==> flow/design.v <==
module module_alu (
    input [15:0] register_A,
    input [15:0] register_B,
	 input sendButton,
    input [2:0] opcode,
    output reg [15:0] result
);
    reg signed [15:0] operand_A;
    reg signed [15:0] operand_B;
    reg signed [31:0] result_c2;   
    parameter LOAD = 0, ADD = 1, ADDI = 2, SUB = 3, SUBI = 4, MUL = 5, CLEAR = 6, DISPLAY = 7;
    always @(*) begin
        result = 16'd0;
        operand_A = 16'd0;
        operand_B = 16'd0;
        result_c2 = 32'd0;
        if (opcode != LOAD && opcode != CLEAR && opcode != DISPLAY) begin
            operand_A = $signed(register_A);
            operand_B = $signed(register_B);
            case (opcode)
					 3'b001: result_c2 = operand_A + operand_B;   
					 3'b010: result_c2 = operand_A + operand_B;   
					 3'b011: result_c2 = operand_A - operand_B;   
					 3'b100: result_c2 = operand_A - operand_B;   
					 3'b101: result_c2 = operand_A * operand_B;   
					 default: result_c2 = result_c2;
				endcase
            if (result_c2 > 32767) begin
                result = 16'h7FFF;
            end else if (result_c2 < -32768) begin
                result = 16'h8000;
            end else begin
                result = result_c2[15:0];   
            end
        end
    end
endmodule
module memory (
    input wire clk,                 
    input wire reset,               
    input wire [3:0] read_reg1,     
    input wire [3:0] read_reg2,     
    input wire [3:0] write_reg,     
    input wire [15:0] write_data,   
    input wire reg_write_en,        
    output [15:0] read_data1,   
    output [15:0] read_data2    
);
    reg [15:0] registers [0:15];
    integer i;
	 assign read_data1 = registers[read_reg1];
	 assign read_data2 = registers[read_reg2];
    always @(posedge clk) begin
        if (reset) begin
            for (i = 0; i < 16; i = i + 1) begin
                registers[i] <= 16'b0;
            end
        end else if (reg_write_en) begin
            registers[write_reg] <= write_data;
        end
    end
endmodule
module lcd (
    input clk_50MHz,
    input reset_n,            
    input system_on,
    input display_enable,
    input [2:0] opcode_last,
    input [3:0] reg_number,
    input [15:0] reg_value,
    output reg [7:0] LCD_DATA,
    output reg LCD_RS,
    output reg LCD_EN,
    output LCD_RW,
    output wire LCD_ON
);
    assign LCD_RW = 1'b0;  
    assign LCD_ON = 1'b1;  
    localparam DELAY_15MS  = 750_000;     
    localparam DELAY_4_1MS = 205_000;     
    localparam DELAY_100US = 5_000;       
    localparam DELAY_40US  = 2_000;       
    localparam DELAY_2MS   = 100_000;     
    localparam [5:0]
        OFF = 0,
        POWER_ON = 1,
        WAIT_15MS = 2,
        FUNC_SET1 = 3,
        PULSE_EN = 4,
        WAIT_4_1MS = 5,
        FUNC_SET2 = 6,
        WAIT_100US1 = 7,
        FUNC_SET3 = 8,
        WAIT_100US2 = 9,
        FUNC_SET_FINAL = 10,
        WAIT_100US3 = 11,
        DISP_OFF = 12,
        WAIT_100US4 = 13,
        DISP_CLEAR = 14,
        WAIT_2MS = 15,
        ENTRY_MODE = 16,
        WAIT_100US5 = 17,
        DISP_ON = 18,
        IDLE = 20,
        SET_ADDR1 = 21,
        WAIT_ADDR1 = 22,
        WRITE_CHAR1 = 23,
        CHECK_LOOP1 = 24,
        SET_ADDR2 = 25,
        WAIT_ADDR2 = 26,
        WRITE_CHAR2 = 27,
        CHECK_LOOP2 = 28,
        CLEAR_SCREEN = 29;
    reg [5:0] state;
    reg [5:0] next_state_after_pulse;
    reg [19:0] delay_cnt;
    reg [4:0] char_index;
    reg [7:0] line1 [0:15];
    reg [7:0] line2 [0:15];
    reg write_pending;
    reg clear_pending;
    reg init_mode;
    reg lcd_ready;  
    wire signed [15:0] signed_value = reg_value;
    reg [15:0] abs_value;
    reg negative;
    reg [19:0] bcd;
    integer i, j;
    always @(*) begin
        negative = (signed_value < 0);
        if (signed_value == 16'sh8000)
            abs_value = 32768;
        else
            abs_value = negative ? -signed_value : signed_value;
        bcd = 0;
        for (i = 15; i >= 0; i = i - 1) begin
            if (bcd[3:0] >= 5) bcd[3:0] = bcd[3:0] + 3;
            if (bcd[7:4] >= 5) bcd[7:4] = bcd[7:4] + 3;
            if (bcd[11:8] >= 5) bcd[11:8] = bcd[11:8] + 3;
            if (bcd[15:12] >= 5) bcd[15:12] = bcd[15:12] + 3;
            if (bcd[19:16] >= 5) bcd[19:16] = bcd[19:16] + 3;
            bcd = {bcd[18:0], abs_value[i]};
        end
    end
    always @(posedge clk_50MHz) begin
        if (!reset_n) begin
            state <= OFF;
            LCD_EN <= 0;
            LCD_RS <= 0;
            LCD_DATA <= 0;
            write_pending <= 0;
            clear_pending <= 0;
            init_mode <= 0;
            lcd_ready <= 0;
            delay_cnt <= 0;
            char_index <= 0;
            for (j = 0; j < 16; j = j + 1) begin
                line1[j] <= " ";
                line2[j] <= " ";
            end
        end else begin
            if (!system_on) begin
                state <= OFF;
                LCD_EN <= 0;
                LCD_RS <= 0;
                LCD_DATA <= 0;
                lcd_ready <= 0;
                for (j = 0; j < 16; j = j + 1) begin
                    line1[j] <= " ";
                    line2[j] <= " ";
                end
            end else begin
                case (state)
                    OFF: begin
                        LCD_DATA <= 8'h00;
                        LCD_EN <= 0;
                        LCD_RS <= 0;
                        lcd_ready <= 0;
                        state <= POWER_ON;
                    end
                    POWER_ON: begin
                        init_mode <= 1;
                        delay_cnt <= 0;
                        state <= WAIT_15MS;
                    end
                    WAIT_15MS: begin
                        delay_cnt <= delay_cnt + 1;
                        if (delay_cnt >= DELAY_15MS) begin
                            delay_cnt <= 0;
                            state <= FUNC_SET1;
                        end
                    end
                    FUNC_SET1: begin
                        LCD_RS <= 0;
                        LCD_DATA <= 8'h30;
                        next_state_after_pulse <= WAIT_4_1MS;
                        state <= PULSE_EN;
                    end
                    WAIT_4_1MS: begin
                        delay_cnt <= delay_cnt + 1;
                        if (delay_cnt >= DELAY_4_1MS) begin
                            delay_cnt <= 0;
                            state <= FUNC_SET2;
                        end
                    end
                    FUNC_SET2: begin
                        LCD_RS <= 0;
                        LCD_DATA <= 8'h30;
                        next_state_after_pulse <= WAIT_100US1;
                        state <= PULSE_EN;
                    end
                    WAIT_100US1: begin
                        delay_cnt <= delay_cnt + 1;
                        if (delay_cnt >= DELAY_100US) begin
                            delay_cnt <= 0;
                            state <= FUNC_SET3;
                        end
                    end
                    FUNC_SET3: begin
                        LCD_RS <= 0;
                        LCD_DATA <= 8'h30;
                        next_state_after_pulse <= WAIT_100US2;
                        state <= PULSE_EN;
                    end
                    WAIT_100US2: begin
                        delay_cnt <= delay_cnt + 1;
                        if (delay_cnt >= DELAY_100US) begin
                            delay_cnt <= 0;
                            state <= FUNC_SET_FINAL;
                        end
                    end
                    FUNC_SET_FINAL: begin
                        LCD_RS <= 0;
                        LCD_DATA <= 8'h38;  
                        next_state_after_pulse <= WAIT_100US3;
                        state <= PULSE_EN;
                    end
                    WAIT_100US3: begin
                        delay_cnt <= delay_cnt + 1;
                        if (delay_cnt >= DELAY_100US) begin
                            delay_cnt <= 0;
                            state <= DISP_OFF;
                        end
                    end
                    DISP_OFF: begin
                        LCD_RS <= 0;
                        LCD_DATA <= 8'h08;
                        next_state_after_pulse <= WAIT_100US4;
                        state <= PULSE_EN;
                    end
                    WAIT_100US4: begin
                        delay_cnt <= delay_cnt + 1;
                        if (delay_cnt >= DELAY_100US) begin
                            delay_cnt <= 0;
                            state <= DISP_CLEAR;
                        end
                    end
                    DISP_CLEAR: begin
                        LCD_RS <= 0;
                        LCD_DATA <= 8'h01;  
                        next_state_after_pulse <= WAIT_2MS;
                        state <= PULSE_EN;
                    end
                    WAIT_2MS: begin
                        delay_cnt <= delay_cnt + 1;
                        if (delay_cnt >= DELAY_2MS) begin
                            delay_cnt <= 0;
                            if (init_mode)
                                state <= ENTRY_MODE;
                            else begin
                                state <= IDLE;
                                clear_pending <= 0;
                            end
                        end
                    end
                    ENTRY_MODE: begin
                        LCD_RS <= 0;
                        LCD_DATA <= 8'h06;  
                        next_state_after_pulse <= WAIT_100US5;
                        state <= PULSE_EN;
                    end
                    WAIT_100US5: begin
                        delay_cnt <= delay_cnt + 1;
                        if (delay_cnt >= DELAY_100US) begin
                            delay_cnt <= 0;
                            state <= DISP_ON;
                        end
                    end
                    DISP_ON: begin
                        LCD_RS <= 0;
                        LCD_DATA <= 8'h0C;  
                        next_state_after_pulse <= IDLE;
                        state <= PULSE_EN;
                    end
                    IDLE: begin
                        init_mode <= 0;
                        lcd_ready <= 1;   
                        LCD_EN <= 0;
                        if (display_enable && lcd_ready) begin
                            for (j = 0; j < 16; j = j + 1) begin
                                line1[j] <= " ";
                                line2[j] <= " ";
                            end
                            case (opcode_last)
                                3'b000: begin 
                                    line1[0] <= "L"; line1[1] <= "O"; line1[2] <= "A"; line1[3] <= "D"; 
                                end
                                3'b001: begin 
                                    line1[0] <= "A"; line1[1] <= "D"; line1[2] <= "D"; 
                                end
                                3'b010: begin 
                                    line1[0] <= "A"; line1[1] <= "D"; line1[2] <= "D"; line1[3] <= "I"; 
                                end
                                3'b011: begin 
                                    line1[0] <= "S"; line1[1] <= "U"; line1[2] <= "B"; 
                                end
                                3'b100: begin 
                                    line1[0] <= "S"; line1[1] <= "U"; line1[2] <= "B"; line1[3] <= "I"; 
                                end
                                3'b101: begin 
                                    line1[0] <= "M"; line1[1] <= "U"; line1[2] <= "L"; 
                                end
                                3'b110: begin
                                    line1[0] <= "C"; line1[1] <= "L"; line1[2] <= "E";
                                    line1[3] <= "A"; line1[4] <= "R";
                                end
                                3'b111: begin 
                                    line1[0] <= "D"; line1[1] <= "P"; line1[2] <= "L"; 
                                end
                                default: begin 
                                end
                            endcase
                            if (opcode_last == 3'b110) begin
                                clear_pending <= 0;
                            end else begin
                                line2[0] <= "[";
										  line2[1] <= 8'h30 + reg_number[3];
                                line2[2] <= 8'h30 + reg_number[2];
                                line2[3] <= 8'h30 + reg_number[1];
                                line2[4] <= 8'h30 + reg_number[0];
                                line2[5] <= "]";
                                line2[10] <= negative ? "-" : "+";
                                line2[11] <= (bcd[19:16] == 0) ? " " : 8'h30 + bcd[19:16];
                                line2[12] <= (bcd[15:12] == 0 && bcd[19:16] == 0) ? " " : 8'h30 + bcd[15:12];
                                line2[13] <= 8'h30 + bcd[11:8];
                                line2[14] <= 8'h30 + bcd[7:4];
                                line2[15] <= 8'h30 + bcd[3:0];
                                clear_pending <= 0;
                            end
                            write_pending <= 1;
                            lcd_ready <= 0;   
                            state <= IDLE;    
                        end else if (write_pending) begin
                            if (clear_pending) begin
                                state <= CLEAR_SCREEN;
                                write_pending <= 0;
                            end else begin
                                char_index <= 0;
                                state <= SET_ADDR1;
                            end
                        end
                    end
                    SET_ADDR1: begin
                        LCD_RS <= 0;
                        LCD_DATA <= 8'h80;   
                        next_state_after_pulse <= WAIT_ADDR1;
                        state <= PULSE_EN;
                    end
                    WAIT_ADDR1: begin
                        delay_cnt <= delay_cnt + 1;
                        if (delay_cnt >= DELAY_40US) begin
                            delay_cnt <= 0;
                            state <= WRITE_CHAR1;
                        end
                    end
                    WRITE_CHAR1: begin
                        LCD_RS <= 1;
                        LCD_DATA <= line1[char_index];
                        next_state_after_pulse <= CHECK_LOOP1;
                        state <= PULSE_EN;
                    end
                    CHECK_LOOP1: begin
                        delay_cnt <= delay_cnt + 1;
                        if (delay_cnt >= DELAY_40US) begin
                            delay_cnt <= 0;
                            if (char_index == 15) begin
                                char_index <= 0;
                                state <= SET_ADDR2;
                            end else begin
                                char_index <= char_index + 1;
                                state <= WRITE_CHAR1;
                            end
                        end
                    end
                    SET_ADDR2: begin
                        LCD_RS <= 0;
                        LCD_DATA <= 8'hC0;  
                        next_state_after_pulse <= WAIT_ADDR2;
                        state <= PULSE_EN;
                    end
                    WAIT_ADDR2: begin
                        delay_cnt <= delay_cnt + 1;
                        if (delay_cnt >= DELAY_40US) begin
                            delay_cnt <= 0;
                            state <= WRITE_CHAR2;
                        end
                    end
                    WRITE_CHAR2: begin
                        LCD_RS <= 1;
                        LCD_DATA <= line2[char_index];
                        next_state_after_pulse <= CHECK_LOOP2;
                        state <= PULSE_EN;
                    end
                    CHECK_LOOP2: begin
                        delay_cnt <= delay_cnt + 1;
                        if (delay_cnt >= DELAY_40US) begin
                            delay_cnt <= 0;
                            if (char_index == 15) begin
                                char_index <= 0;
                                write_pending <= 0;
                                state <= IDLE;
                            end else begin
                                char_index <= char_index + 1;
                                state <= WRITE_CHAR2;
                            end
                        end
                    end
                    CLEAR_SCREEN: begin
                        LCD_RS <= 0;
                        LCD_DATA <= 8'h01;
                        next_state_after_pulse <= WAIT_2MS;
                        state <= PULSE_EN;
                    end
                    PULSE_EN: begin
                        if (delay_cnt == 0) begin
                            LCD_EN <= 1;
                        end
                        delay_cnt <= delay_cnt + 1;
                        if (delay_cnt >= DELAY_40US) begin
                            LCD_EN <= 0;
                            delay_cnt <= 0;
                            state <= next_state_after_pulse;
                        end
                    end
                    default: begin
                        state <= OFF;
                    end
                endcase
            end
        end
    end
endmodule
module module_mini_cpu(
    input clk,               
    input rst,               
    input power,             
    input send,              
    input [17:0] switches,   
    output wire [7:0] data,  
    output wire rs,          
    output wire rw,          
    output wire en,          
    output wire lcd_on,      
    output wire lcd_blon     
);
    localparam OFF        = 3'd0;
    localparam IDLE       = 3'd1;
    localparam FETCH      = 3'd2;
    localparam DECODE     = 3'd3;
    localparam EXECUTE    = 3'd4;
    localparam UPDATE_LCD = 3'd5;
    reg [2:0] state;
    reg system_on;
    reg prev_power;
    reg prev_send;
    reg [2:0] opcode;
    reg [3:0] dest_reg;
    reg [3:0] src1_reg;
    reg [3:0] src2_reg;
    reg [15:0] immediate;
    reg use_immediate;
    reg is_load;
    wire [15:0] mem_read_data1;
    wire [15:0] mem_read_data2;
    reg [3:0] mem_read_addr1;
    reg [3:0] mem_read_addr2;
    reg [3:0] mem_write_addr;
    reg [15:0] mem_write_data;
    reg mem_write_en;
    reg mem_reset;
    wire [15:0] alu_result;
    wire [15:0] alu_in_A;
    wire [15:0] alu_in_B;
    assign alu_in_A = mem_read_data1;
    assign alu_in_B = (use_immediate) ? immediate : mem_read_data2;
    reg lcd_update_en;
    wire [15:0] lcd_reg_value;
    memory mem_inst (
        .clk(clk),
        .reset(mem_reset),
        .read_reg1(mem_read_addr1),
        .read_reg2(mem_read_addr2),
        .write_reg(mem_write_addr),
        .write_data(mem_write_data),
        .reg_write_en(mem_write_en),
        .read_data1(mem_read_data1),
        .read_data2(mem_read_data2)
    );
    module_alu alu_inst (
        .register_A(alu_in_A),
        .register_B(alu_in_B),
		  .sendButton(send),
        .opcode(opcode),
        .result(alu_result)
    );
    lcd lcd_inst (
        .clk_50MHz(clk),
        .reset_n(system_on & ~rst),     
        .system_on(system_on),
        .display_enable(lcd_update_en),
        .opcode_last(opcode),
        .reg_number(src1_reg),  
        .reg_value(lcd_reg_value),
        .LCD_DATA(data),
        .LCD_RS(rs),
        .LCD_EN(en),
        .LCD_RW(rw),
        .LCD_ON(lcd_on) 
    );
    assign lcd_reg_value = (opcode == 3'b111) ? mem_read_data1 : mem_write_data;
    assign lcd_blon = 1'b0;
    always @(posedge clk) begin
      if (rst) begin
        state <= OFF;
        system_on <= 0;
        prev_power <= 1;
        prev_send <= 1;
        mem_read_addr1 <= 0;
        mem_read_addr2 <= 0;
        mem_write_addr <= 0;
        mem_write_data <= 0;
        mem_write_en <= 0;
        mem_reset <= 0;
        lcd_update_en <= 0;
      end else begin
        prev_power <= power;
        prev_send <= send;
        if (power && !prev_power) begin
            system_on <= ~system_on;
            if (system_on) begin
                state <= OFF;
                mem_reset <= 1;
            end else begin      
                state <= IDLE;
                mem_reset <= 1;  
            end
        end
        if (system_on) begin
            if (mem_reset) begin
                mem_reset <= 0;
            end
            case (state)
                OFF: begin
                    mem_write_en <= 0;
                    lcd_update_en <= 0;
                end
                IDLE: begin
                    mem_write_en <= 0;
                    lcd_update_en <= 0;
                    if (send && !prev_send) begin
                        state <= FETCH;
                    end
                end
                FETCH: begin
                    state <= DECODE;
                end
                DECODE: begin
                    if (switches[17:15] == 3'b010 || switches[17:15] == 3'b100 || switches[17:15] == 3'b101) begin 
                        opcode <= switches[17:15];
                        dest_reg <= switches[14:11];
                        src1_reg <= switches[10:7];
                        immediate <= switches[6] ? -{10'd0, switches[5:0]} : {10'd0, switches[5:0]};
                        use_immediate <= 1;
                        is_load <= 0;
                        mem_read_addr1 <= switches[10:7];
                        mem_read_addr2 <= 4'b0;  
                    end
                    else if (switches[17:15] == 3'b001 || switches[17:15] == 3'b011) begin 
                        opcode <= switches[17:15];
                        dest_reg <= switches[14:11];
                        src1_reg <= switches[10:7];
                        src2_reg <= switches[6:3];
                        use_immediate <= 0;
                        is_load <= 0;
                        mem_read_addr1 <= switches[10:7];
                        mem_read_addr2 <= switches[6:3];
                    end
                    else if (switches[17:15] == 3'b000) begin 
                        opcode <= 3'b000;
                        dest_reg <= switches[14:11];
                        immediate <= switches[10] ? -{10'd0, switches[9:4]} : {10'd0, switches[9:4]};
                        use_immediate <= 1;
                        is_load <= 1;
                    end
                    else begin 
                        if (switches[17:15] == 3'b111) begin  
                            opcode <= 3'b111;
                            src1_reg <= switches[14:11];  
                            mem_read_addr1 <= switches[14:11];  
                            use_immediate <= 0;
                            is_load <= 0;
                        end else begin  
                            opcode <= 3'b110;
                            mem_reset <= 1;
                            use_immediate <= 0;
                            is_load <= 0;
                        end
                    end
                    state <= EXECUTE;
                end
                EXECUTE: begin
                    if (opcode == 3'b110) begin
                        mem_reset <= 0;
                    end
                    if (opcode != 3'b111 && opcode != 3'b110) begin
                        mem_write_en <= 1;
                        mem_write_addr <= dest_reg;
                        if (is_load) mem_write_data <= immediate;
                        else mem_write_data <= alu_result;
                    end
                    state <= UPDATE_LCD;
                end
                UPDATE_LCD: begin
                    mem_write_en <= 0;
                    if (opcode != 3'b111) src1_reg <= dest_reg;
                    lcd_update_en <= 1;
                    state <= IDLE;
                end
                default: state <= IDLE;
            endcase
        end
      end
    end
endmodule
== Step by step through the tools: module_mini_cpu ==
What the tools print for module_mini_cpu, step after step.
Lines are those of the file above, counted from 1.
Not given: -
Design
  design top: module_mini_cpu
  clock: clk
  standard-cell library: sky130hd
  timing corner: tt_025C_1v80

== Word-level counts ==
Counts by Yosys on the flattened word-level netlist (proc, flatten, opt, wreduce). Print and check cells are left out.
Yosys's memory passes give these memory sizes; they may raise the number of words (mostly to a power of two), join words into wider ones and drop unused or constant bits.
Storage and ports
  memories: 1
  word-level cells: 570
  bits of input ports: 22
  RAM bits: 256
  output and inout port bits: 13
  bits in registers: 253
Cells by class
  add/subtract/negate cells: 81
  muxes and demuxes: 198
  $lt $le $gt $ge: 73
  multiply operators: 1
  reductions and logical operators: 75
  bitwise logic cells: 3
  eq/ne operators: 93
Memory list
  mem_inst.registers: words 16, width 16, line 49  | reg [15:0] registers [0:15];
Operators by type and width (count)
  16-bit by 16-bit multiplier with 32-bit output: 1
  4-bit 2-to-1 mux: 73
  4-bit by 3-bit >= comparator with 1-bit output with constant B: 60
  16-bit 2-to-1 mux: 15
  4-bit by 2-bit adder with 4-bit output with constant B: 50
  20-bit case mux with 6-bit select: 1
  8-bit case mux with 13-bit select: 1
  6-bit case mux with 17-bit select: 1
  20-bit 2-to-1 mux: 5
  32-bit case mux with 3-bit select: 1
  8-bit 2-to-1 mux: 12
  8-bit case mux with 6-bit select: 2
  6-bit 2-to-1 mux: 15
  8-bit case mux with 11-bit select: 1
  8-bit case mux with 5-bit select: 2
  6-bit by 5-bit equality test with 1-bit output with constant B: 13
  6-bit case mux with 12-bit select: 1
  3-bit 2-to-1 mux: 19
  6-bit by 4-bit equality test with 1-bit output with constant B: 8
  2-bit by 1-bit inequality test with 1-bit output with constant B: 18
  6-bit by 4-bit adder with 7-bit output with constant A: 5
  32-bit by 16-bit greater-than comparator with 1-bit output with constant B: 1
  32-bit by 16-bit less-than comparator with 1-bit output with constant B: 1
  4-bit equality test with constant B: 8
  6-bit negation with 16-bit output: 2
  32-bit 2-to-1 mux: 1
  3-bit by 2-bit adder with 3-bit output with constant B: 10
  6-bit by 1-bit adder with 7-bit output with constant A: 4
Not listed: further kinds 63, cells in them 193.

== Longest topological paths ==
Depth = most cells in a row (Yosys ltp): at word level without a register or memory, in the mapped netlist without a sequential cell, where the memories' decode and read muxes count.
Logic depth
  depth in word-level cells: 39
  ABC_AREA: 0
  depth in mapped cells: 86
  gate-level depth less buffers: 82

== Mapped cells and area ==
Yosys stat after the flow's synthesis: flattened, memories mapped to cells. It holds for the ABC_AREA given above (unset counts as 0); a run with the other value may have another netlist.
Cells by type
  sky130_fd_sc_hd__edfxtp_1: count 285, total area 8.56E+03 um^2
  sky130_fd_sc_hd__fa_1: count 264, total area 5.29E+03 um^2
  sky130_fd_sc_hd__dfxtp_1: count 144, total area 2.88E+03 um^2
  sky130_fd_sc_hd__mux4_2: count 123, total area 2.77E+03 um^2
  sky130_fd_sc_hd__ha_1: count 166, total area 2.08E+03 um^2
  sky130_fd_sc_hd__and2_1: count 290, total area 1814.24 um^2
  sky130_fd_sc_hd__nand2_1: count 390, total area 1.46E+03 um^2
  sky130_fd_sc_hd__nor2_1: count 387, total area 1.45E+03 um^2
  sky130_fd_sc_hd__inv_1: count 375, total area 1407.6 um^2
  sky130_fd_sc_hd__a21oi_1: count 213, total area 1.07E+03 um^2
  sky130_fd_sc_hd__mux2i_1: count 87, total area 870.835 um^2
  sky130_fd_sc_hd__o21ai_0: count 146, total area 730.701 um^2
  sky130_fd_sc_hd__clkbuf_1: count 172, total area 645.619 um^2
  sky130_fd_sc_hd__mux2_2: count 53, total area 596.822 um^2
  sky130_fd_sc_hd__xnor2_1: count 58, total area 507.987 um^2
  sky130_fd_sc_hd__nand3_1: count 80, total area 400.384 um^2
  sky130_fd_sc_hd__nand2b_1: count 43, total area 269.008 um^2
  sky130_fd_sc_hd__nor3_1: count 49, total area 245.235 um^2
Not listed: further types 86, cells in them 768.
Synthesis totals
  mapped cells: 4093
  area of sequential cells: 11441.0 um^2
  buffers: 224
  synthesis area: 38824.7 um^2
  flip-flop cells: 429
By module: a second synthesis without flattening, with its own total; a netlist apart from the flattened one above.
Unflattened totals
  cell total of the unflattened synthesis: 4225
  area (unflattened synthesis): 40264.9 um^2
Each row is one instance without its submodules.
Modules
  memory: times used 1, sequential area 7687.4 um^2, cells 859, area 13414.1 um^2
  module_alu: times used 1, sequential area 0.0 um^2, cells 1501, area 12439.4 um^2
  lcd: times used 1, sequential area 2072.0 um^2, cells 1525, area 11004.3 um^2
  module_mini_cpu: times used 1, sequential area 1521.5 um^2, cells 340, area 3407.0 um^2

== Path before layout ==
Path of least setup slack by OpenSTA after synthesis, without wires, with an ideal clock, recovery checks aside; 20% of the period is set as input and as output delay. Where synthesis merged equal registers, the netlist keeps one of their names.
Path after synthesis
  path type: reg2reg
  start point: register (no name shown)
  end point: register lcd_inst.line2[15][2]
  data required time: 19.883 ns
  driving pins on the path: 83
  period: 20.0 ns
  time at the first pin: 0.000 ns
  arrival time: 14.908 ns
  slack: 4.975 ns
  library setup time: 0.117 ns
  path delay: 15.025 ns
  buffers on the path: 4
  synthesis period reached: 15.025 ns
"path delay" is the arrival time less input delay plus setup time.
"driving pins on the path": output pins that drive a net of the path, with the launching flip-flop's if there is one; two outputs of one cell count as two.
"synthesis period reached" = period - worst setup slack (recovery checks aside). The figure is calculated, with input and output delays left at 20% of the set period.
A register here has more assigning lines than the two given.
Between the ends, after synthesis
  cell sequence: sky130_fd_sc_hd__dfxtp_1 > sky130_fd_sc_hd__buf_2 > sky130_fd_sc_hd__buf_2 > sky130_fd_sc_hd__buf_1 > sky130_fd_sc_hd__mux4_2 > sky130_fd_sc_hd__mux2_2 > sky130_fd_sc_hd__o21ai_1 > sky130_fd_sc_hd__nor2_1 > sky130_fd_sc_hd__a21oi_1 > sky130_fd_sc_hd__ha_1 > sky130_fd_sc_hd__inv_1 > sky130_fd_sc_hd__a311oi_1 > sky130_fd_sc_hd__nor4b_2 > sky130_fd_sc_hd__a22oi_1 > sky130_fd_sc_hd__a211oi_4 > sky130_fd_sc_hd__ha_1 > sky130_fd_sc_hd__inv_1 > sky130_fd_sc_hd__ha_1 > [... 47 more ...] > sky130_fd_sc_hd__nor3_1 > sky130_fd_sc_hd__a211o_1 > sky130_fd_sc_hd__a2bb2oi_1 > sky130_fd_sc_hd__clkbuf_1 > sky130_fd_sc_hd__nand2b_1 > sky130_fd_sc_hd__a21oi_1 > sky130_fd_sc_hd__xnor2_1 > sky130_fd_sc_hd__ha_1 > sky130_fd_sc_hd__nand2b_1 > sky130_fd_sc_hd__nand2_1 > sky130_fd_sc_hd__a21oi_1 > sky130_fd_sc_hd__nor3_1 > sky130_fd_sc_hd__xnor2_1 > sky130_fd_sc_hd__ha_1 > sky130_fd_sc_hd__nand2b_1 > sky130_fd_sc_hd__a21boi_0 > sky130_fd_sc_hd__mux2i_1 > sky130_fd_sc_hd__a22o_1
Ends and longest elaborated chain, after synthesis
  end, assigned: line 159  | line2[j] <= " ";
  end, assigned: line 170  | line2[j] <= " ";
  end, declared: line 119  | reg [7:0] line2 [0:15];
Chain of elaborated cells between the ends: none given.

== Path in the finished layout ==
From the final timing report of run A: the path of least setup slack in the routed layout; clock arrival at registers is part of the times.
Path after layout
  path type: reg2reg
  start point: register (no name shown)
  end point: register lcd_inst.line2[15][2]
  library setup time: 0.05 ns
  driving pins on the path: 82
  arrival time: 17.19 ns
  period: 18.2 ns
  slack: 1.54 ns
  buffers on the path: 2
  time at the first pin: 0.59 ns
  data required time: 18.73 ns
A register here has more assigning lines than the two given.
Between the ends, after layout
  cell sequence: sky130_fd_sc_hd__dfxtp_4 > sky130_fd_sc_hd__mux4_2 > sky130_fd_sc_hd__mux2_2 > sky130_fd_sc_hd__o21ai_1 > sky130_fd_sc_hd__buf_4 > sky130_fd_sc_hd__nor2_1 > sky130_fd_sc_hd__a21oi_1 > sky130_fd_sc_hd__ha_1 > sky130_fd_sc_hd__inv_1 > sky130_fd_sc_hd__a311oi_1 > sky130_fd_sc_hd__nor4b_4 > sky130_fd_sc_hd__a31oi_1 > sky130_fd_sc_hd__xnor2_2 > sky130_fd_sc_hd__inv_1 > sky130_fd_sc_hd__ha_1 > sky130_fd_sc_hd__inv_1 > sky130_fd_sc_hd__ha_1 > sky130_fd_sc_hd__a21oi_1 > [... 46 more ...] > sky130_fd_sc_hd__nor3_1 > sky130_fd_sc_hd__a211o_1 > sky130_fd_sc_hd__a2bb2oi_1 > sky130_fd_sc_hd__buf_4 > sky130_fd_sc_hd__nand2b_1 > sky130_fd_sc_hd__a21oi_1 > sky130_fd_sc_hd__xnor2_1 > sky130_fd_sc_hd__ha_1 > sky130_fd_sc_hd__nand2b_1 > sky130_fd_sc_hd__o21ai_0 > sky130_fd_sc_hd__a21oi_1 > sky130_fd_sc_hd__nor3_1 > sky130_fd_sc_hd__xnor2_1 > sky130_fd_sc_hd__ha_1 > sky130_fd_sc_hd__nand2b_1 > sky130_fd_sc_hd__a21boi_0 > sky130_fd_sc_hd__mux2i_1 > sky130_fd_sc_hd__a22o_1
Ends and longest elaborated chain, after layout
  end, assigned: line 159  | line2[j] <= " ";
  end, assigned: line 170  | line2[j] <= " ";
  end, declared: line 119  | reg [7:0] line2 [0:15];
Chain of elaborated cells between the ends: none given.

Data sheet: physical implementation of module_mini_cpu

Top module module_mini_cpu; platform sky130hd; tools Yosys and OpenROAD; 2 stored runs in no particular order. Input and output delays are each 20% of the period that was set; the output load is 0.01 pF.
By "achieved clock period (ns)" is meant the clock period of the run minus its worst setup slack. This is arithmetic on one report: input and output delays are still those of the set period (20% each).
"worst setup path time (ns)" is the time allowed to the run's worst setup path (the clock period less input and output delay, where it has them) less its slack. Clock arrival times count: a late capture clock shortens it, a late launch clock lengthens it.
"finish__power__total" is the tool's figure for a default switching activity; nothing was simulated.

Flow files of run A
==> flow/run.sh <==
#!/bin/bash
# the make line also repeats the synthesis and layout settings of config.mk as NAME=value (left out here)
make -C /OpenROAD-flow-scripts/flow DESIGN_CONFIG=/design/flow/config.mk WORK_HOME=/design/flow/orfs CLKGATE_MAP_FILE= finish
==> flow/config.mk <==
export PLATFORM = sky130hd
export DESIGN_NAME = module_mini_cpu
export DESIGN_NICKNAME = module_mini_cpu
export VERILOG_FILES = /design/flow/design.v
export SDC_FILE = /design/flow/constraint.sdc
export NUM_CORES = 4
export LEC_CHECK = 0
export CAP_MARGIN = 20
export CORE_MARGIN = 2
export CORE_UTILIZATION = 26
export PLACE_DENSITY = 0.6
export SLEW_MARGIN = 20
==> flow/constraint.sdc <==
create_clock -name core_clock -period 18.2 [get_ports {clk}]
set_input_delay 3.6400 -clock core_clock [delete_from_list [all_inputs] [get_ports {clk}]]
set_output_delay 3.6400 -clock core_clock [all_outputs]
set_load 0.01 [all_outputs]

report of run A
yosys chip area after synthesis (um^2): 38824.7
finish__design__die__area: 152432.0
finish__design__instance__area__stdcell: 42788.5
finish__design__instance__utilization: 0.2891
finish__timing__setup__ws: 1.540
finish__timing__setup__tns: 0.000
finish__timing__hold__ws: 0.447
finish__power__total: 3.449e-03
achieved clock period (ns): 16.660
worst setup path time (ns): 16.66
worst setup path kind: reg2reg

Flow files of run B
==> flow/run.sh <==
#!/bin/bash
# the make line also repeats the synthesis and layout settings of config.mk as NAME=value (left out here)
make -C /OpenROAD-flow-scripts/flow DESIGN_CONFIG=/design/flow/config.mk WORK_HOME=/design/flow/orfs CLKGATE_MAP_FILE= finish
==> flow/config.mk <==
export PLATFORM = sky130hd
export DESIGN_NAME = module_mini_cpu
export DESIGN_NICKNAME = module_mini_cpu
export VERILOG_FILES = /design/flow/design.v
export SDC_FILE = /design/flow/constraint.sdc
export NUM_CORES = 4
export LEC_CHECK = 0
export ABC_AREA = 1
export CAP_MARGIN = 20
export CELL_PAD_IN_SITES_DETAIL_PLACEMENT = 1
export CORE_ASPECT_RATIO = 0.75
export CORE_MARGIN = 10
export CORE_UTILIZATION = 43
export CTS_CLUSTER_DIAMETER = 245
export GPL_ROUTABILITY_DRIVEN = 1
export GPL_TIMING_DRIVEN = 1
export MAX_ROUTING_LAYER = met4
export PLACE_DENSITY_LB_ADDON = 0.03
export SETUP_SLACK_MARGIN = -1.17
export SLEW_MARGIN = 0
export TNS_END_PERCENT = 50
==> flow/constraint.sdc <==
create_clock -name core_clock -period 20.6 [get_ports {clk}]
set_input_delay 4.1200 -clock core_clock [delete_from_list [all_inputs] [get_ports {clk}]]
set_output_delay 4.1200 -clock core_clock [all_outputs]
set_load 0.01 [all_outputs]

report of run B
yosys chip area after synthesis (um^2): 37837.5
finish__design__die__area: 100383.0
finish__design__instance__area__stdcell: 40742.8
finish__design__instance__utilization: 0.4656
finish__timing__setup__ws: 6.147
finish__timing__setup__tns: 0.000
finish__timing__hold__ws: 0.455
finish__power__total: 3.376e-03
achieved clock period (ns): 14.453
worst setup path time (ns): 14.45
worst setup path kind: reg2reg
